==> flow/design.v <==
`timescale 1ns / 1ps
module top_module(
    input  wire        clkr,
    input  wire        rst,
    input  wire        rxr,
    input  wire [4:0]  btnr,
    output wire        spr,
    output wire [7:0]  hr,
    output wire [7:0]  mr,
    output wire [4:0]  date,
    output wire [4:0]  month,
    output wire [7:0]  year,
    output wire [6:0]  seg,
    output wire [3:0]  an,
    output wire        dp
);
    reg [4:0] btnr_prev;
    reg [4:0] btnr_sync;
    wire btn_time_edge;
    wire btn_date_edge;
    wire btn_stopwatch;
    wire btn_sw_reset;       
    wire btn_sw_startstop;   
    always @(posedge clkr) begin
        if (rst) begin
            btnr_sync <= 5'b0;
            btnr_prev <= 5'b0;
        end else begin
            btnr_sync <= btnr;
            btnr_prev <= btnr_sync;
        end
    end
    assign btn_time_edge = btnr_sync[0] && !btnr_prev[0];
    assign btn_date_edge = btnr_sync[1] && !btnr_prev[1];
    assign btn_stopwatch = btnr_sync[2];   
    assign btn_sw_reset = btnr_sync[3] && !btnr_prev[3];      
    assign btn_sw_startstop = btnr_sync[4] && !btnr_prev[4];  
    reg tx_start;
    reg [7:0] tx_data;
    wire tx_busy;
    wire tx_out;
    uart_tx #(
        .BAUD_RATE(9600),
        .CLOCK_FREQ(153_600)
    ) uart_tx_inst (
        .clk(clkr),
        .rst(rst),
        .tx_start(tx_start),
        .tx_data(tx_data),
        .tx(tx_out),
        .tx_busy(tx_busy)
    );
    assign spr = tx_out;
    reg [1:0] tx_state;
    localparam TX_IDLE = 0, TX_WAIT_BUSY = 1, TX_WAIT_DONE = 2;
    always @(posedge clkr) begin
        if (rst) begin
            tx_state <= TX_IDLE;
            tx_start <= 0;
        end else
        case(tx_state)
            TX_IDLE: begin
                tx_start <= 0;
                if (btn_time_edge) begin
                    tx_data <= 8'd0;
                    tx_start <= 1;
                    tx_state <= TX_WAIT_BUSY;
                end
                else if (btn_date_edge) begin
                    tx_data <= 8'd1;
                    tx_start <= 1;
                    tx_state <= TX_WAIT_BUSY;
                end
            end
            TX_WAIT_BUSY: begin
                tx_start <= 0;
                if (tx_busy) begin
                    tx_state <= TX_WAIT_DONE;
                end
            end
            TX_WAIT_DONE: begin
                if (!tx_busy) begin
                    tx_state <= TX_IDLE;
                end
            end
            default: tx_state <= TX_IDLE;
        endcase
    end
    wire rx_ready;
    wire [7:0] rx_data;
    uart_rx #(
        .BAUD_RATE(9600),
        .CLOCK_FREQ(153_600)
    ) uart_rx_inst (
        .clk(clkr),
        .rst(rst),
        .rx(rxr),
        .rx_ready(rx_ready),
        .rx_data(rx_data)
    );
    reg [2:0] rx_state;
    reg [1:0] byte_count;
    localparam RX_IDLE = 0, RX_TIME = 1, RX_DATE = 2;
    reg [7:0] hr_reg, mr_reg, sec_reg;
    reg [4:0] date_reg, month_reg;
    reg [7:0] year_reg;
    assign hr = hr_reg;
    assign mr = mr_reg;
    assign date = date_reg;
    assign month = month_reg;
    assign year = year_reg;
    reg [9:0] clk_1hz_counter;
    reg clk_1hz_pulse;
    always @(posedge clkr) begin
        if (rst) begin
            clk_1hz_counter <= 0;
            clk_1hz_pulse <= 0;
        end else if (clk_1hz_counter == 1_000 - 1) begin
            clk_1hz_counter <= 0;
            clk_1hz_pulse <= 1;
        end else begin
            clk_1hz_counter <= clk_1hz_counter + 1;
            clk_1hz_pulse <= 0;
        end
    end
    always @(posedge clkr) begin
        if (rst) begin
            rx_state <= RX_IDLE;
            byte_count <= 0;
            hr_reg <= 0;
            mr_reg <= 0;
            sec_reg <= 0;
            date_reg <= 0;
            month_reg <= 0;
            year_reg <= 0;
        end else
        case(rx_state)
            RX_IDLE: begin
                byte_count <= 0;
                if (btn_time_edge) begin
                    rx_state <= RX_TIME;
                end
                else if (btn_date_edge) begin
                    rx_state <= RX_DATE;
                end
                else if (clk_1hz_pulse) begin
                    if (sec_reg == 59) begin
                        sec_reg <= 0;
                        if (mr_reg == 59) begin
                            mr_reg <= 0;
                            if (hr_reg == 23) begin
                                hr_reg <= 0;
                            end else begin
                                hr_reg <= hr_reg + 1;
                            end
                        end else begin
                            mr_reg <= mr_reg + 1;
                        end
                    end else begin
                        sec_reg <= sec_reg + 1;
                    end
                end
            end
            RX_TIME: begin
                if (rx_ready) begin
                    case(byte_count)
                        2'd0: hr_reg <= rx_data;
                        2'd1: mr_reg <= rx_data;
                        2'd2: sec_reg <= rx_data;
                    endcase
                    if (byte_count == 2'd2) begin
                        rx_state <= RX_IDLE;
                    end else begin
                        byte_count <= byte_count + 1;
                    end
                end
            end
            RX_DATE: begin
                if (rx_ready) begin
                    case(byte_count)
                        2'd0: date_reg <= rx_data[4:0];
                        2'd1: month_reg <= rx_data[4:0];
                        2'd2: year_reg <= rx_data;
                    endcase
                    if (byte_count == 2'd2) begin
                        rx_state <= RX_IDLE;
                    end else begin
                        byte_count <= byte_count + 1;
                    end
                end
            end
            default: rx_state <= RX_IDLE;
        endcase
    end
    wire [6:0] seg_sw;
    wire [3:0] an_sw;
    wire dp_sw;
    stopwatch_simple sw_inst (
        .CLK100MHZ(clkr),
        .rst(rst),
        .btn_reset(btn_sw_reset),
        .btn_startstop(btn_sw_startstop),
        .seg(seg_sw),
        .an(an_sw),
        .dp(dp_sw)
    );
    wire [6:0] seg_time;
    wire [3:0] an_time;
    wire dp_time;
    reg display_mode;
    always @(posedge clkr) begin
        if (rst) begin
            display_mode <= 0;
        end else if (btn_time_edge) begin
            display_mode <= 0;   
        end else if (btn_date_edge) begin
            display_mode <= 1;   
        end
    end
    seven_seg_display display_inst (
        .clk(clkr),
        .rst(rst),
        .hr(hr_reg),
        .mr(mr_reg),
        .date(date_reg),
        .month(month_reg),
        .mode(display_mode),
        .seg(seg_time),
        .an(an_time),
        .dp(dp_time)
    );
    assign seg = btn_stopwatch ? seg_sw : seg_time;
    assign an = btn_stopwatch ? an_sw : an_time;
    assign dp = btn_stopwatch ? dp_sw : dp_time;
endmodule
module seven_seg_display(
    input wire clk,
    input wire rst,
    input wire [7:0] hr,
    input wire [7:0] mr,
    input wire [4:0] date,
    input wire [4:0] month,
    input wire mode,   
    output reg [6:0] seg,
    output reg [3:0] an,
    output wire dp
);
    assign dp = 1'b1;   
    wire [3:0] hr_tens = hr / 10;
    wire [3:0] hr_ones = hr % 10;
    wire [3:0] mr_tens = mr / 10;
    wire [3:0] mr_ones = mr % 10;
    wire [3:0] date_tens = date / 10;
    wire [3:0] date_ones = date % 10;
    wire [3:0] month_tens = month / 10;
    wire [3:0] month_ones = month % 10;
    reg [1:0] digit_select;
    reg [5:0] refresh_counter;
    always @(posedge clk) begin
        if (rst) begin
            refresh_counter <= 0;
            digit_select <= 0;
        end else begin
        refresh_counter <= refresh_counter + 1;
        if (refresh_counter == 50) begin
            refresh_counter <= 0;
            digit_select <= digit_select + 1;
        end
        end
    end
    reg [3:0] bcd_digit;
    always @(*) begin
        if (mode == 0) begin
            case(digit_select)
                2'b00: begin an = 4'b1110; bcd_digit = mr_ones; end
                2'b01: begin an = 4'b1101; bcd_digit = mr_tens; end
                2'b10: begin an = 4'b1011; bcd_digit = hr_ones; end
                2'b11: begin an = 4'b0111; bcd_digit = hr_tens; end
            endcase
        end else begin
            case(digit_select)
                2'b00: begin an = 4'b1110; bcd_digit = month_ones; end
                2'b01: begin an = 4'b1101; bcd_digit = month_tens; end
                2'b10: begin an = 4'b1011; bcd_digit = date_ones; end
                2'b11: begin an = 4'b0111; bcd_digit = date_tens; end
            endcase
        end
    end
    always @(*) begin
        case(bcd_digit)
            4'd0: seg = 7'b1000000;
            4'd1: seg = 7'b1111001;
            4'd2: seg = 7'b0100100;
            4'd3: seg = 7'b0110000;
            4'd4: seg = 7'b0011001;
            4'd5: seg = 7'b0010010;
            4'd6: seg = 7'b0000010;
            4'd7: seg = 7'b1111000;
            4'd8: seg = 7'b0000000;
            4'd9: seg = 7'b0010000;
            default: seg = 7'b1111111;
        endcase
    end
endmodule
module uart_tx #(
    parameter BAUD_RATE = 9600,
    parameter CLOCK_FREQ = 100_000_000
)(
    input wire clk,
    input wire rst,
    input wire tx_start,
    input wire [7:0] tx_data,
    output reg tx,
    output reg tx_busy
);
    localparam integer CLK_PER_BIT = CLOCK_FREQ / BAUD_RATE;
    reg [3:0] clk_count;
    reg [3:0] bit_index;
    reg [7:0] tx_data_reg;
    reg [2:0] state;
    localparam IDLE = 3'd0;
    localparam START_BIT = 3'd1;
    localparam DATA_BITS = 3'd2;
    localparam STOP_BIT = 3'd3;
    always @(posedge clk) begin
        if (rst) begin
            tx <= 1'b1;
            tx_busy <= 1'b0;
            state <= IDLE;
            clk_count <= 0;
            bit_index <= 0;
        end else
        case(state)
            IDLE: begin
                tx <= 1'b1;
                clk_count <= 0;
                bit_index <= 0;
                tx_busy <= 1'b0;
                if (tx_start) begin
                    tx_data_reg <= tx_data;
                    tx_busy <= 1'b1;
                    state <= START_BIT;
                end
            end
            START_BIT: begin
                tx <= 1'b0;
                if (clk_count < CLK_PER_BIT - 1) begin
                    clk_count <= clk_count + 1;
                end else begin
                    clk_count <= 0;
                    state <= DATA_BITS;
                end
            end
            DATA_BITS: begin
                tx <= tx_data_reg[bit_index];
                if (clk_count < CLK_PER_BIT - 1) begin
                    clk_count <= clk_count + 1;
                end else begin
                    clk_count <= 0;
                    if (bit_index < 7) begin
                        bit_index <= bit_index + 1;
                    end else begin
                        bit_index <= 0;
                        state <= STOP_BIT;
                    end
                end
            end
            STOP_BIT: begin
                tx <= 1'b1;
                if (clk_count < CLK_PER_BIT - 1) begin
                    clk_count <= clk_count + 1;
                end else begin
                    clk_count <= 0;
                    state <= IDLE;
                end
            end
            default: state <= IDLE;
        endcase
    end
endmodule
module uart_rx #(
    parameter BAUD_RATE = 9600,
    parameter CLOCK_FREQ = 100_000_000
)(
    input wire clk,
    input wire rst,
    input wire rx,
    output reg rx_ready,
    output reg [7:0] rx_data
);
    localparam integer CLK_PER_BIT = CLOCK_FREQ / BAUD_RATE;
    reg [3:0] clk_count;
    reg [3:0] bit_index;
    reg [7:0] rx_data_reg;
    reg [2:0] state;
    reg rx_sync, rx_prev;
    localparam IDLE = 3'd0;
    localparam START_BIT = 3'd1;
    localparam DATA_BITS = 3'd2;
    localparam STOP_BIT = 3'd3;
    always @(posedge clk) begin
        if (rst) begin
            rx_sync <= 1'b1;
            rx_prev <= 1'b1;
        end else begin
            rx_sync <= rx;
            rx_prev <= rx_sync;
        end
    end
    always @(posedge clk) begin
        rx_ready <= 1'b0;
        if (rst) begin
            rx_data <= 8'd0;
            state <= IDLE;
            clk_count <= 0;
            bit_index <= 0;
        end else
        case(state)
            IDLE: begin
                clk_count <= 0;
                bit_index <= 0;
                if (rx_prev == 1'b1 && rx_sync == 1'b0) begin
                    state <= START_BIT;
                end
            end
            START_BIT: begin
                if (clk_count < (CLK_PER_BIT / 2) - 1) begin
                    clk_count <= clk_count + 1;
                end else begin
                    clk_count <= 0;
                    if (rx_sync == 1'b0) begin
                        state <= DATA_BITS;
                    end else begin
                        state <= IDLE;
                    end
                end
            end
            DATA_BITS: begin
                if (clk_count < CLK_PER_BIT - 1) begin
                    clk_count <= clk_count + 1;
                end else begin
                    clk_count <= 0;
                    rx_data_reg[bit_index] <= rx_sync;
                    if (bit_index < 7) begin
                        bit_index <= bit_index + 1;
                    end else begin
                        bit_index <= 0;
                        state <= STOP_BIT;
                    end
                end
            end
            STOP_BIT: begin
                if (clk_count < CLK_PER_BIT - 1) begin
                    clk_count <= clk_count + 1;
                end else begin
                    clk_count <= 0;
                    rx_ready <= 1'b1;
                    rx_data <= rx_data_reg;
                    state <= IDLE;
                end
            end
            default: state <= IDLE;
        endcase
    end
endmodule
module stopwatch_simple(
    input  wire CLK100MHZ,
    input  wire rst,
    input  wire btn_reset,       
    input  wire btn_startstop,   
    output reg  [6:0] seg,
    output reg  [3:0] an,
    output wire dp
);
    assign dp = 1'b1;   
    reg running;
    always @(posedge CLK100MHZ) begin
        if (rst || btn_reset) begin
            running <= 0;   
        end else if (btn_startstop) begin
            running <= ~running;   
        end
    end
    reg [6:0] cnt;
    reg tick_10hz;
    always @(posedge CLK100MHZ) begin
        if (rst) begin
            cnt <= 0;
            tick_10hz <= 0;
        end else if (cnt == 100 - 1) begin   
            cnt <= 0;
            tick_10hz <= 1;
        end else begin
            cnt <= cnt + 1;
            tick_10hz <= 0;
        end
    end
    reg [5:0] seconds;   
    reg [5:0] minutes;   
    reg [3:0] centisec;  
    always @(posedge CLK100MHZ) begin
        if (rst || btn_reset) begin
            seconds <= 0;
            minutes <= 0;
            centisec <= 0;
        end else if (running && tick_10hz) begin
            if (centisec == 9) begin
                centisec <= 0;
                if (seconds == 59) begin
                    seconds <= 0;
                    if (minutes == 59) begin
                        minutes <= 0;
                    end else begin
                        minutes <= minutes + 1;
                    end
                end else begin
                    seconds <= seconds + 1;
                end
            end else begin
                centisec <= centisec + 1;
            end
        end
    end
    wire [3:0] s1 = seconds % 10;
    wire [3:0] s10 = seconds / 10;
    wire [3:0] m1 = minutes % 10;
    wire [3:0] m10 = minutes / 10;
    reg [1:0] sel;
    reg [5:0] refresh_cnt;
    always @(posedge CLK100MHZ) begin
        if (rst) begin
            refresh_cnt <= 0;
            sel <= 0;
        end else begin
        refresh_cnt <= refresh_cnt + 1;
        if (refresh_cnt == 50) begin
            refresh_cnt <= 0;
            sel <= sel + 1;
        end
        end
    end
    reg [3:0] digit;
    always @(*) begin
        case(sel)
            2'b00: begin an = 4'b1110; digit = s1; end    
            2'b01: begin an = 4'b1101; digit = s10; end   
            2'b10: begin an = 4'b1011; digit = m1; end    
            2'b11: begin an = 4'b0111; digit = m10; end   
        endcase
    end
    always @(*) begin
        case(digit)
            4'd0: seg = 7'b1000000;
            4'd1: seg = 7'b1111001;
            4'd2: seg = 7'b0100100;
            4'd3: seg = 7'b0110000;
            4'd4: seg = 7'b0011001;
            4'd5: seg = 7'b0010010;
            4'd6: seg = 7'b0000010;
            4'd7: seg = 7'b1111000;
            4'd8: seg = 7'b0000000;
            4'd9: seg = 7'b0010000;
            default: seg = 7'b1111111;
        endcase
    end
endmodule
### From RTL to reports: top_module

The steps from the RTL of top_module to its reports follow in flow order.
Line numbers count from 1 in the design file above.
Cell names lack the library's common part.
The mark - stands for no value.

| inputs | value |
|---|---|
| top | top_module |
| clock | clkr |
| cell library | sky130hd |
| corner | tt_025C_1v80 |

### After elaboration

Source: Yosys, flattened and elaborated, memories not mapped. Widths are those after wreduce. Registers that Yosys merges into a memory's read port (data or address) are not register bits. Print and check cells do not count. Equal cells are merged and count once.
Yosys's memory passes give these memory sizes; they may raise the number of words (mostly to a power of two), join words into wider ones and drop unused or constant bits.

| bit counts | value |
|---|---|
| register bits after elaboration | 158 |
| bits in latches | 0 |
| bits in writable memories | 0 |
| memory bits (read-only) | 224 |
| word width x clocked read ports | 0 |
| memories kept | 2 |
| output and inout port bits | 47 |
| elaborated cells | 279 |

Memories:

| memory | depth | bits a word | rd ports | write ports | line | source |
|---|---|---|---|---|---|---|
| (no name shown) | 16 | 7 | 1 | 0 | 290 | `case(bcd_digit)` |
| (no name shown) | 16 | 7 | 1 | 0 | 552 | `case(digit)` |

| cells by class | value |
|---|---|
| $add $sub $neg | 18 |
| multiply operators | 0 |
| div/mod/pow operators | 12 |
| magnitude comparators | 5 |
| eq/ne operators | 54 |
| shift-type cells | 3 |
| mux-type cells | 81 |
| bitwise gates (word level) | 8 |
| reductions and logical operators | 56 |

Operators by type and width:

| cell | number |
|---|---|
| divider 5 x 4 -> 32 bit with constant B | 2 |
| modulo 5 x 4 -> 32 bit with constant B | 2 |
| divider 6 x 4 -> 32 bit with constant B | 2 |
| modulo 6 x 4 -> 32 bit with constant B | 2 |
| divider 8 x 4 -> 32 bit with constant B | 2 |
| modulo 8 x 4 -> 32 bit with constant B | 2 |
| two-way mux 8 bit | 21 |
| case mux 4 bit (select 4 bit) | 5 |
| case mux 8 bit (select 2 bit) | 3 |
| two-way mux 3 bit | 14 |
| two-way mux 4 bit | 10 |
| != test 2 bit with constant B | 19 |
| AND reduction 3 bit | 10 |
| adder 6 x 1 -> 6 bit with constant B | 4 |
| == test 6 bit with constant B | 4 |
| adder 8 x 1 -> 8 bit with constant B | 3 |
| case mux 3 bit (select 4 bit) | 2 |
| case mux 4 bit (select 2 bit) | 3 |
| adder 4 x 1 -> 4 bit with constant B | 5 |
| OR reduction 2 bit | 9 |
| == test 8 x 6 -> 1 bit with constant B | 2 |
| == test 3 x 2 -> 1 bit with constant B | 5 |
| two-way mux 2 bit | 7 |
| == test 2 bit with constant B | 6 |
| less-than comparator 4 x 3 -> 1 bit with constant B | 3 |
| case mux 4 bit (select 3 bit) | 1 |
| two-way mux 6 bit | 2 |
| adder 10 x 1 -> 10 bit with constant B | 1 |

Not listed: further kinds 40, cells in them 86.

### Logic depth

Longest topological path by Yosys (ltp), each cell counted once; first at word level (registers and memories cut), then after technology mapping (sequential cells cut; the memories' decode and read muxes count).

| depth | value |
|---|---|
| word-level depth | 8 |
| ABC_AREA | 0 |
| mapped depth | 24 |
| gate-level depth less buffers | 22 |

### Synthesis result

The flow's flattened synthesis, as Yosys stat reports it; memories are mapped. The netlist is that of the ABC_AREA named above (0 if unset); the other value can give another one.

Cells by type:

| cell type | number |
|---|---|
| dfxtp_1 | 150 |
| mux2i_1 | 70 |
| ha_1 | 55 |
| nor2_1 | 180 |
| nand2_1 | 106 |
| a21oi_1 | 78 |
| o21ai_0 | 71 |
| edfxtp_1 | 10 |
| mux2_2 | 20 |
| nand3_1 | 45 |
| xor2_1 | 21 |
| inv_1 | 43 |
| a22oi_1 | 21 |
| xnor2_1 | 18 |
| a211oi_1 | 20 |
| nor2b_1 | 24 |
| nor3_1 | 27 |
| clkbuf_1 | 31 |

Other cell types: 75; their cells: 265.

| synthesis totals | value |
|---|---|
| cells in the netlist | 1255 |
| mapped area | 10269.8 um2 |
| sequential part of the area | 3303.2 um2 |
| flip-flops | 160 |

By module: a second synthesis without flattening, with its own total; a netlist apart from the flattened one above.

| second synthesis, totals | value |
|---|---|
| cell total of the unflattened synthesis | 1270 |
| area total of the unflattened synthesis | 10978.0 um2 |

Rows give one instance, submodules left out.

Modules:

| module | times used | cells | area (um2) | seq. area (um2) |
|---|---|---|---|---|
| top_module | 1 | 390 | 3498.4 | 1471.4 |
| stopwatch_simple | 1 | 331 | 2720.1 | 660.6 |
| seven_seg_display | 1 | 322 | 2361.0 | 160.2 |
| uart_rx | 1 | 139 | 1451.4 | 700.7 |
| uart_tx | 1 | 88 | 947.2 | 520.5 |

### Timing after synthesis

OpenSTA on the mapped netlist: ideal clock, no wires. The path of least setup slack (recovery checks aside). Input and output delay are each 20% of the period. Register names are those of the netlist, which keeps one name where synthesis merged equal registers.

| timing path post-synthesis | value |
|---|---|
| path kind | register to output |
| start point | reg display_mode |
| end point | out seg[1] |
| period | 10.0 ns |
| time at the first pin | 0.000 ns |
| data arrival time | 5.088 ns |
| required time | 8.000 ns |
| slack | 2.912 ns |
| delay of the path | 5.088 ns |
| stages on the path | 23 |
| synthesis period reached | 7.088 ns |

"delay of the path" is the arrival time less input delay plus setup time.
A path that ends at an output port has no setup time.
"stages on the path": output pins that drive a net of the path, with the launching flip-flop's if there is one; two outputs of one cell count as two.
"synthesis period reached" is the clock period less the worst setup slack; recovery checks do not enter. This is arithmetic on one report: input and output delays are still those of the set period (20% each).
Between the ends stands the longest chain of elaborated cells between them, by number of cells; it is not shown to be the way that was timed. Of several equally long chains one is given.
Each line given opens the expression or statement behind the cell; cells for indexed reads and writes are added by Yosys, which also makes memories of some case tables.
A memory read counts as a cell of the chain, while the word-level depth stops at memories.
A register here has more assigning lines than the two given.

| on the way, post-synthesis | value |
|---|---|
| cells stage by stage | dfxtp_1 -> buf_6 -> buf_6 -> clkbuf_1 -> buf_1 -> or2_2 -> ha_1 -> o21bai_2 -> ha_1 -> nor3_2 -> a31oi_4 -> a32o_1 -> a211oi_1 -> nor2_2 -> o311a_1 -> o21ai_0 -> nand2_1 -> nor2_1 -> xnor2_1 -> mux2_2 -> ha_1 -> nand2b_1 -> a221oi_1 |
| cells in the longest elaborated chain | 3 |

RTL lines, path post-synthesis:

| what | line | source |
|---|---|---|
| start: declaration | 210 | `reg display_mode;` |
| start: assignment | 213 | `display_mode <= 0;` |
| start: assignment | 215 | `display_mode <= 0;` |
| two-way mux 4 bit | 273 | `if (mode == 0) begin` |
| memory (16 x 7 bit) | 290 | `case(bcd_digit)` |
| two-way mux 7 bit | 232 | `assign seg = btn_stopwatch ? seg_sw : seg_time;` |
| end: declaration | 13 | `output wire [6:0]  seg,` |

### Path in the finished layout

From the final timing report of run A: the path of least setup slack in the routed layout; clock arrival at registers is part of the times.

| timing path post-layout | value |
|---|---|
| path kind | register to output |
| start point | reg display_mode |
| end point | out seg[1] |
| period | 9.3 ns |
| time at the first pin | 0.45 ns |
| data arrival time | 6.83 ns |
| required time | 7.44 ns |
| slack | 0.61 ns |
| stages on the path | 24 |

Between the ends stands the longest chain of elaborated cells between them, by number of cells; it is not shown to be the way that was timed. Of several equally long chains one is given.
A memory read counts as a cell of the chain, while the word-level depth stops at memories.
A register here has more assigning lines than the two given.

| on the way, post-layout | value |
|---|---|
| cells stage by stage | dfxtp_1 -> buf_6 -> buf_6 -> clkbuf_1 -> buf_1 -> nor2_1 -> ha_1 -> o21bai_2 -> ha_1 -> nor3_2 -> a31oi_4 -> a32o_1 -> a211oi_1 -> nor2_2 -> o311a_1 -> o21ai_0 -> nand2_1 -> nor2_1 -> xnor2_1 -> mux2_2 -> ha_1 -> nand2b_1 -> a221oi_1 -> clkdlybuf4s50_1 |
| cells in the longest elaborated chain | 3 |

RTL lines, path post-layout:

| what | line | source |
|---|---|---|
| start: declaration | 210 | `reg display_mode;` |
| start: assignment | 213 | `display_mode <= 0;` |
| start: assignment | 215 | `display_mode <= 0;` |
| two-way mux 4 bit | 273 | `if (mode == 0) begin` |
| memory (16 x 7 bit) | 290 | `case(bcd_digit)` |
| two-way mux 7 bit | 232 | `assign seg = btn_stopwatch ? seg_sw : seg_time;` |
| end: declaration | 13 | `output wire [6:0]  seg,` |

Ticket comment

Settings and measured results of 6 stored flow runs for module top_module (sky130hd), not sorted in any way. The constraints put input and output delay at 20% of the set period each and load the outputs with 0.01 pF.
"period reached": clock period set for the run, less the worst setup slack. It is reckoned from that one timing run; input and output delays stay at 20% of the period that was set.
"time of the worst setup path" = time allowed to the worst setup path (clock period - input delay - output delay, where it has them) - its slack; a late launch clock adds to it, a late capture clock takes from it.
"power consumption": no workload was simulated; the value follows from the tool's default switching activity.
A setting shown as . is not set for that run.

| stored run | ABC_AREA | CELL_PAD_IN_SITES_GLOBAL_PLACEMENT | CORE_MARGIN | CORE_UTILIZATION | GPL_ROUTABILITY_DRIVEN | GPL_TIMING_DRIVEN | HOLD_SLACK_MARGIN | PLACE_DENSITY | SLEW_MARGIN | TNS_END_PERCENT | period_ns | CAP_MARGIN | CELL_PAD_IN_SITES_DETAIL_PLACEMENT | CTS_CLUSTER_SIZE | MIN_ROUTING_LAYER | PLACE_DENSITY_LB_ADDON | SETUP_SLACK_MARGIN | chip area after synthesis (Yosys) (um2) | die outline area (um2) | standard-cell area after layout (um2) | utilization of the finished layout | setup slack of the worst path (ns) | post-route setup TNS (ns) | post-route worst hold slack (ns) | power consumption (uW) | period reached (ns) | time of the worst setup path (ns) | critical path kind |
|---|---|---|---|---|---|---|---|---|---|---|---|---|---|---|---|---|---|---|---|---|---|---|---|---|---|---|---|---|
| run A | 0 | 1 | 7 | 22 | 1 | 0 | -0.09 | 0.41 | 25 | 60 | 9.3 | 20 | . | . | . | . | . | 10269.8 | 52927.6 | 12135.4 | 0.262 | 0.611 | 0.000 | 0.442 | 1564 | 8.689 | 6.83 | register to output |
| run B | . | . | 4 | 40 | . | . | . | . | 10 | . | 10.0 | 40 | . | . | . | . | . | 10269.8 | 28303.0 | 11607.4 | 0.46 | 1.432 | 0.000 | 0.442 | 1444 | 8.568 | 6.57 | register to output |
| run C | . | . | 8 | 40 | 0 | 1 | . | . | 10 | 50 | 10.0 | 20 | 1 | 41 | met1 | 0.29 | -0.82 | 10269.8 | 31058.8 | 11576.1 | 0.46 | 1.261 | 0.000 | 0.439 | 1429 | 8.739 | 6.74 | register to output |
| run D | . | . | 7 | 40 | . | . | . | 0.42 | 20 | 65 | 10.0 | 20 | . | 48 | . | . | 0.88 | 10269.8 | 30357.8 | 11573.6 | 0.46 | 1.544 | 0.000 | 0.435 | 1438 | 8.456 | 6.46 | register to output |
| run E | . | . | 8 | 40 | . | 0 | . | . | 20 | 65 | 10.0 | 20 | . | 48 | . | 0.29 | 0.88 | 10269.8 | 31058.8 | 11781.3 | 0.468 | 1.438 | 0.000 | 0.430 | 1406 | 8.562 | 6.56 | register to output |
| run F | . | . | 8 | 40 | . | 0 | . | . | 20 | 65 | 10.0 | 20 | . | 41 | met2 | 0.29 | -0.82 | 10269.8 | 31058.8 | 11811.3 | 0.469 | 1.160 | 0.000 | 0.426 | 1453 | 8.840 | 6.84 | register to output |
